==> flow/design.v <==
`timescale 1ns/1ps
module fir(
	input			clk_100k,
	input			rst_n,
	input 	signed [8:0]	samp_in,
	output 	signed [8:0]	fir_out	
);
wire	signed [15:0]	b[0:20];
reg	signed [8:0]	samp[0:20]; 
wire signed [24:0]	mult[0:20];
wire signed [33:0]	sum;
assign b[0] = 16'h0312;
assign b[1] = 16'h03F8;
assign b[2] = 16'h0694;
assign b[3] = 16'h0AAD;
assign b[4] = 16'h0FE6;
assign b[5] = 16'h15BC;
assign b[6] = 16'h1B9F;
assign b[7] = 16'h20F9;
assign b[8] = 16'h2539;
assign b[9] = 16'h27F6;
assign b[10] = 16'h28E9;
assign b[11] = 16'h27F6;
assign b[12] = 16'h2539;
assign b[13] = 16'h20F9;
assign b[14] = 16'h1B9F;
assign b[15] = 16'h15BC;
assign b[16] = 16'h0FE6;
assign b[17] = 16'h0AAD;
assign b[18] = 16'h0694;
assign b[19] = 16'h03F8;
assign b[20] = 16'h0312;
integer i;
always @(posedge clk_100k or negedge rst_n) begin
	if(!rst_n) begin
		for(i=20;i>=0;i=i-1)begin
			samp[i] <= 0;
		end
	end
	else begin  
		for(i=20;i>0;i=i-1)begin
			samp[i] <= samp[i-1];
		end
		samp[0] <= samp_in;
	end
end
genvar j;
for(j=0;j<=20;j=j+1)begin
	assign mult[j] = $signed(samp[j])*$signed(b[j]);
end
assign sum = mult[0]+mult[1]+mult[2]+mult[3]+mult[4]+mult[5]+mult[6]+mult[7]+mult[8]+mult[9]+mult[10]+mult[11]+mult[12]+mult[13]+mult[14]+mult[15]+mult[16]+mult[17]+mult[18]+mult[19]+mult[20];
assign fir_out = sum[24:16];
endmodule
# Step by step through the tools: fir
# The steps from the RTL of fir to its reports follow in flow order.
# Line numbers count from 1 in the design file above.
# Library cell names are shortened.
inputs:
  top: "fir"
  clock: "clk_100k"
  lib: "sky130hd"
  pvt_corner: "tt_025C_1v80"

# After elaboration
# Source: Yosys, flattened and elaborated. Widths are those after wreduce; folded enables and synchronous resets count as part of the registers. Registers that Yosys merges into a memory's read port (data or address) are not register bits. Print and check cells do not count. Equal cells are merged and count once.
op_classes:
  add_sub_neg: 20
  div_mod_pow: 0
  bitwise: 0
  mux: 0
  multipliers: 21
  n_shift: 0
  eq_ne: 0
  reduce_and_logical: 0
  compare: 0
op_table:
  columns: ["op", "count"]
  rows:
  - ["9-bit by 15-bit multiplier with 24-bit output (second input constant)", 5]
  - ["9-bit by 14-bit multiplier with 23-bit output (second input constant)", 4]
  - ["9-bit by 12-bit multiplier with 21-bit output (second input constant)", 4]
  - ["9-bit by 10-bit multiplier with 19-bit output (second input constant)", 4]
  - ["9-bit by 13-bit multiplier with 22-bit output (second input constant)", 2]
  - ["9-bit by 8-bit multiplier with 17-bit output (second input constant)", 2]
  - ["25-bit by 24-bit adder with 25-bit output", 7]
  - ["25-bit by 23-bit adder with 25-bit output", 3]
  - ["25-bit by 22-bit adder with 25-bit output", 2]
  - ["24-bit by 23-bit adder with 25-bit output", 1]
  - ["25-bit by 20-bit adder with 25-bit output", 1]
  - ["25-bit by 21-bit adder with 25-bit output", 1]
  - ["25-bit adder", 1]
  - ["23-bit by 22-bit adder with 24-bit output", 1]
  - ["22-bit by 22-bit adder with 23-bit output", 1]
  - ["21-bit by 21-bit adder with 22-bit output", 1]
  - ["20-bit by 20-bit adder with 21-bit output", 1]
word_totals:
  n_memories: 0
  inputBits: 11
  latchBits: 0
  ram_bits: 0
  regBits: 189
  mem_bits_ro: 0
  clocked_rd_ports_x_width: 0

# Longest topological paths
# Longest topological path by Yosys (ltp), each cell counted once; first at word level (registers and memories cut), then after technology mapping (sequential cells cut; the memories' decode and read muxes count).
logic_depth:
  word_depth: 21
  abc_area: 0
  mapped_depth: 43

# Synthesis result
# The flow's flattened synthesis, as Yosys stat reports it; memories are mapped. The netlist is that of the ABC_AREA named above (0 if unset); the other value can give another one.
# The area totals of this step are shown rounded.
types:
  columns: ["cell", "count", "area_total_um2"]
  rows:
  - ["fa_1", 1108, 2.22E+04]
  - ["ha_1", 1175, 14701.6]
  - ["inv_1", 1579, 5.93E+03]
  - ["dfrtp_1", 189, 4.73E+03]
  - ["xnor2_1", 118, 1.03E+03]
  - ["xor2_1", 87, 761.981]
  - ["a21oi_1", 127, 635.61]
  - ["a21o_1", 58, 435.418]
  - ["nor2_1", 85, 319.056]
  - ["o21ai_0", 54, 270.259]
  - ["o21a_1", 30, 225.216]
  - ["nand2_1", 58, 217.709]
  - ["or2_2", 27, 168.912]
  - ["a211oi_1", 18, 135.13]
  - ["o21bai_1", 18, 135.13]
  - ["nand2b_1", 21, 131.376]
  - ["nand3_1", 26, 130.125]
  - ["nor2b_1", 20, 125.12]
# Other cell types: 53; their cells: 180.
mapped:
  buffers: 6
  seqArea_um2: 4730
  mapped_area_um2: 53600
  cells: 4978
  flip_flops: 189

# Path before layout
# Source: OpenSTA report_checks on the synthesized netlist (no wires, ideal clock, input and output delay 20% of the period each), path of least setup slack; recovery checks are left aside. Register names are those of the netlist, which keeps one name where synthesis merged equal registers.
synth_timing:
  path_kind: "flip-flop to output port"
  startpoint: "reg samp[9][0]"
  endpoint: "out fir_out[8]"
  delay_ns: 11.532
  launch_ns: 0.000
  clock_period_ns: 16.0
  output_delay_ns: 3.200
  arrival_time_ns: 11.532
  stages: 42
  setup_slack_ns: 1.268
  synth_period_reached_ns: 14.732
# "delay_ns" is the arrival time less input delay plus setup time.
# At an output port there is no setup time.
# "stages" counts driving pins, that of a launching flip-flop among them; a cell with two outputs on the path counts twice.
# "synth_period_reached_ns" is the clock period less the worst setup slack; recovery checks do not enter. This is arithmetic on one report: input and output delays are still those of the set period (20% each).
# The rows between start and end are the longest chain of elaborated cells between them; the timing report does not say that the signal goes this way. Where chains are equally long, one stands for them.
# Each line given opens the expression or statement behind the cell; cells for indexed reads and writes are added by Yosys, which also makes memories of some case tables.
synth_via:
  cell_sequence: "dfrtp_1 -> fa_1 -> fa_1 -> ha_1 -> inv_1 -> fa_1 -> inv_1 -> ha_1 -> ha_1 -> fa_1 -> a21o_1 -> a21oi_1 -> o21bai_1 -> a31o_2 -> a21oi_1 -> nor4bb_1 -> a211oi_1 -> fa_1 -> (+6 left out) -> fa_1 -> inv_1 -> fa_1 -> fa_1 -> inv_1 -> fa_1 -> inv_1 -> fa_1 -> inv_1 -> fa_1 -> ha_1 -> ha_1 -> a21o_1 -> a21o_1 -> a211o_1 -> a41oi_1 -> o21ai_1 -> xnor2_1"
  elab_chain_len: 13
synth_lines:
  columns: ["element", "line_no", "rtl"]
  rows:
  - ["start, declared", 9, "reg signed [8:0] samp[0:20];"]
  - ["start, assigned", 37, "samp[i] <= 0;"]
  - ["start, assigned", 42, "samp[i] <= samp[i-1];"]
  - ["9-bit by 14-bit multiplier with 23-bit output", 49, "assign mult[j] = $signed(samp[j])*$signed(b[j]);"]
  - ["25-bit by 24-bit adder with 25-bit output x5", 51, "assign sum = mult[0]+mult[1]+mult[2]+mult[3]+mult[4]+mult[5]+mult[6]+mult[7]+mult[8]+mult[9]+mult[10]+mult[11] ..."]
  - ["25-bit by 23-bit adder with 25-bit output x2", 51, null]
  - ["25-bit by 22-bit adder with 25-bit output x2", 51, null]
  - ["25-bit by 21-bit adder with 25-bit output", 51, null]
  - ["25-bit by 20-bit adder with 25-bit output", 51, null]
  - ["25-bit adder", 51, null]
  - ["end, declared", 6, "output signed [8:0] fir_out"]

# Worst path after layout
# From the final timing report of job 1: the path of least setup slack in the routed layout; clock arrival at registers is part of the times.
layout_timing:
  path_kind: "flip-flop to output port"
  startpoint: "reg samp[15][5]"
  endpoint: "out fir_out[8]"
  arrival_time_ns: 12.33
  launch_ns: 0.56
  clock_period_ns: 16.0
  stages: 42
  setup_slack_ns: 0.47
  output_delay_ns: 3.20
# The rows between start and end are the longest chain of elaborated cells between them; the timing report does not say that the signal goes this way. Where chains are equally long, one stands for them.
layout_via:
  cell_sequence: "dfrtp_1 -> buf_4 -> buf_6 -> ha_1 -> inv_2 -> fa_1 -> inv_1 -> fa_1 -> fa_1 -> fa_2 -> ha_4 -> o21a_1 -> o31a_1 -> o211ai_1 -> buf_4 -> a21o_1 -> nand2_2 -> a21oi_4 -> (+6 left out) -> fa_1 -> inv_2 -> fa_1 -> fa_1 -> fa_2 -> fa_1 -> inv_1 -> fa_1 -> ha_4 -> ha_4 -> a21o_1 -> a21o_1 -> a211o_1 -> a41oi_2 -> buf_6 -> o21ai_4 -> xnor2_1 -> buf_2"
  elab_chain_len: 7
layout_lines:
  columns: ["element", "line_no", "rtl"]
  rows:
  - ["start, declared", 9, "reg signed [8:0] samp[0:20];"]
  - ["start, assigned", 37, "samp[i] <= 0;"]
  - ["start, assigned", 42, "samp[i] <= samp[i-1];"]
  - ["9-bit by 12-bit multiplier with 21-bit output", 49, "assign mult[j] = $signed(samp[j])*$signed(b[j]);"]
  - ["25-bit by 23-bit adder with 25-bit output", 51, "assign sum = mult[0]+mult[1]+mult[2]+mult[3]+mult[4]+mult[5]+mult[6]+mult[7]+mult[8]+mult[9]+mult[10]+mult[11] ..."]
  - ["25-bit by 22-bit adder with 25-bit output x2", 51, null]
  - ["25-bit by 21-bit adder with 25-bit output", 51, null]
  - ["25-bit by 20-bit adder with 25-bit output", 51, null]
  - ["25-bit adder", 51, null]
  - ["end, declared", 6, "output signed [8:0] fir_out"]

Subject: flow runs of fir

Hi,

Measured results for fir: 4 stored runs of the Yosys and OpenROAD flow on sky130hd. The settings differ; the order carries no meaning. The constraints put input and output delay at 20% of the set period each and load the outputs with 0.01 pF.
"achieved_period_ns": clock period set for the run, less the worst setup slack. It is reckoned from that one timing run; input and output delays stay at 20% of the period that was set.
"worstPathTime_ns" = time allowed to the worst setup path (clock period - input delay - output delay, where it has them) - its slack; a late launch clock adds to it, a late capture clock takes from it.
The results are shown rounded.

--- job 1 ---
==> flow/run.sh <==
#!/bin/bash
# the make line also repeats the synthesis and layout settings of config.mk as NAME=value (left out here)
make -C /OpenROAD-flow-scripts/flow DESIGN_CONFIG=/design/flow/config.mk WORK_HOME=/design/flow/orfs CLKGATE_MAP_FILE= finish
==> flow/config.mk <==
export PLATFORM = sky130hd
export DESIGN_NAME = fir
export DESIGN_NICKNAME = fir
export VERILOG_FILES = /design/flow/design.v
export SDC_FILE = /design/flow/constraint.sdc
export NUM_CORES = 4
export LEC_CHECK = 0
export CAP_MARGIN = 5
export CORE_ASPECT_RATIO = 1.52
export CORE_MARGIN = 3
export CORE_UTILIZATION = 29
export GPL_ROUTABILITY_DRIVEN = 0
export GPL_TIMING_DRIVEN = 1
export MAX_ROUTING_LAYER = met5
export MIN_ROUTING_LAYER = met2
export PLACE_DENSITY_LB_ADDON = 0.17
export SETUP_SLACK_MARGIN = 1.01
export SLEW_MARGIN = 5
==> flow/constraint.sdc <==
create_clock -name core_clock -period 16.0 [get_ports {clk_100k}]
set_input_delay 3.2000 -clock core_clock [delete_from_list [all_inputs] [get_ports {clk_100k}]]
set_output_delay 3.2000 -clock core_clock [all_outputs]
set_load 0.01 [all_outputs]

==> results, as YAML <==
results:
  synthArea_um2: 53600
  die_um2: 190000
  post_route_stdcell_area_um2: 59900
  utilization_pct: 32.6
  timing.setup.ws_ns: 0.468
  setup_tns_ns: 0.000
  hold_ws_ns: 0.482
  achieved_period_ns: 15.532
  worstPathTime_ns: 12.33
  worst_setup_path_type: "flip-flop to output port"

--- job 2 ---
==> flow/run.sh <==
#!/bin/bash
# the make line also repeats the synthesis and layout settings of config.mk as NAME=value (left out here)
make -C /OpenROAD-flow-scripts/flow DESIGN_CONFIG=/design/flow/config.mk WORK_HOME=/design/flow/orfs CLKGATE_MAP_FILE= finish
==> flow/config.mk <==
export PLATFORM = sky130hd
export DESIGN_NAME = fir
export DESIGN_NICKNAME = fir
export VERILOG_FILES = /design/flow/design.v
export SDC_FILE = /design/flow/constraint.sdc
export NUM_CORES = 4
export LEC_CHECK = 0
export CAP_MARGIN = 20
export CORE_MARGIN = 2
export CORE_UTILIZATION = 40
export SLEW_MARGIN = 20
==> flow/constraint.sdc <==
create_clock -name core_clock -period 16.0 [get_ports {clk_100k}]
set_input_delay 3.2000 -clock core_clock [delete_from_list [all_inputs] [get_ports {clk_100k}]]
set_output_delay 3.2000 -clock core_clock [all_outputs]
set_load 0.01 [all_outputs]

==> results, as YAML <==
results:
  synthArea_um2: 53600
  die_um2: 137000
  post_route_stdcell_area_um2: 57900
  utilization_pct: 43.4
  timing.setup.ws_ns: 0.319
  setup_tns_ns: 0.000
  hold_ws_ns: 0.438
  achieved_period_ns: 15.681
  worstPathTime_ns: 12.48
  worst_setup_path_type: "flip-flop to output port"

--- job 3 ---
==> flow/run.sh <==
#!/bin/bash
# the make line also repeats the synthesis and layout settings of config.mk as NAME=value (left out here)
make -C /OpenROAD-flow-scripts/flow DESIGN_CONFIG=/design/flow/config.mk WORK_HOME=/design/flow/orfs CLKGATE_MAP_FILE= finish
==> flow/config.mk <==
export PLATFORM = sky130hd
export DESIGN_NAME = fir
export DESIGN_NICKNAME = fir
export VERILOG_FILES = /design/flow/design.v
export SDC_FILE = /design/flow/constraint.sdc
export NUM_CORES = 4
export LEC_CHECK = 0
export ABC_AREA = 1
export CAP_MARGIN = 20
export CELL_PAD_IN_SITES_DETAIL_PLACEMENT = 1
export CELL_PAD_IN_SITES_GLOBAL_PLACEMENT = 0
export CORE_ASPECT_RATIO = 1.35
export CORE_MARGIN = 2
export CORE_UTILIZATION = 17
export GPL_ROUTABILITY_DRIVEN = 0
export MAX_ROUTING_LAYER = met5
export PLACE_DENSITY = 0.66
export SETUP_SLACK_MARGIN = 2.34
export SLEW_MARGIN = 40
==> flow/constraint.sdc <==
create_clock -name core_clock -period 14.6 [get_ports {clk_100k}]
set_input_delay 2.9200 -clock core_clock [delete_from_list [all_inputs] [get_ports {clk_100k}]]
set_output_delay 2.9200 -clock core_clock [all_outputs]
set_load 0.01 [all_outputs]

==> results, as YAML <==
results:
  synthArea_um2: 54600
  die_um2: 326000
  post_route_stdcell_area_um2: 63600
  utilization_pct: 19.9
  timing.setup.ws_ns: -1.12
  setup_tns_ns: -8.14
  hold_ws_ns: 0.479
  achieved_period_ns: 15.720
  worstPathTime_ns: 12.80
  worst_setup_path_type: "flip-flop to output port"

--- job 4 ---
==> flow/run.sh <==
#!/bin/bash
# the make line also repeats the synthesis and layout settings of config.mk as NAME=value (left out here)
make -C /OpenROAD-flow-scripts/flow DESIGN_CONFIG=/design/flow/config.mk WORK_HOME=/design/flow/orfs CLKGATE_MAP_FILE= finish
==> flow/config.mk <==
export PLATFORM = sky130hd
export DESIGN_NAME = fir
export DESIGN_NICKNAME = fir
export VERILOG_FILES = /design/flow/design.v
export SDC_FILE = /design/flow/constraint.sdc
export NUM_CORES = 4
export LEC_CHECK = 0
export CAP_MARGIN = 20
export CELL_PAD_IN_SITES_DETAIL_PLACEMENT = 1
export CORE_ASPECT_RATIO = 0.75
export CORE_MARGIN = 2
export CORE_UTILIZATION = 59
export CTS_CLUSTER_DIAMETER = 289
export CTS_CLUSTER_SIZE = 43
export GPL_ROUTABILITY_DRIVEN = 0
export PLACE_DENSITY = 0.63
export SETUP_SLACK_MARGIN = 0.78
export SLEW_MARGIN = 20
export TNS_END_PERCENT = 100
==> flow/constraint.sdc <==
create_clock -name core_clock -period 9.81 [get_ports {clk_100k}]
set_input_delay 1.9620 -clock core_clock [delete_from_list [all_inputs] [get_ports {clk_100k}]]
set_output_delay 1.9620 -clock core_clock [all_outputs]
set_load 0.01 [all_outputs]

==> results, as YAML <==
outcome: "not finished: routing ended with error GRT-0116"

Regards
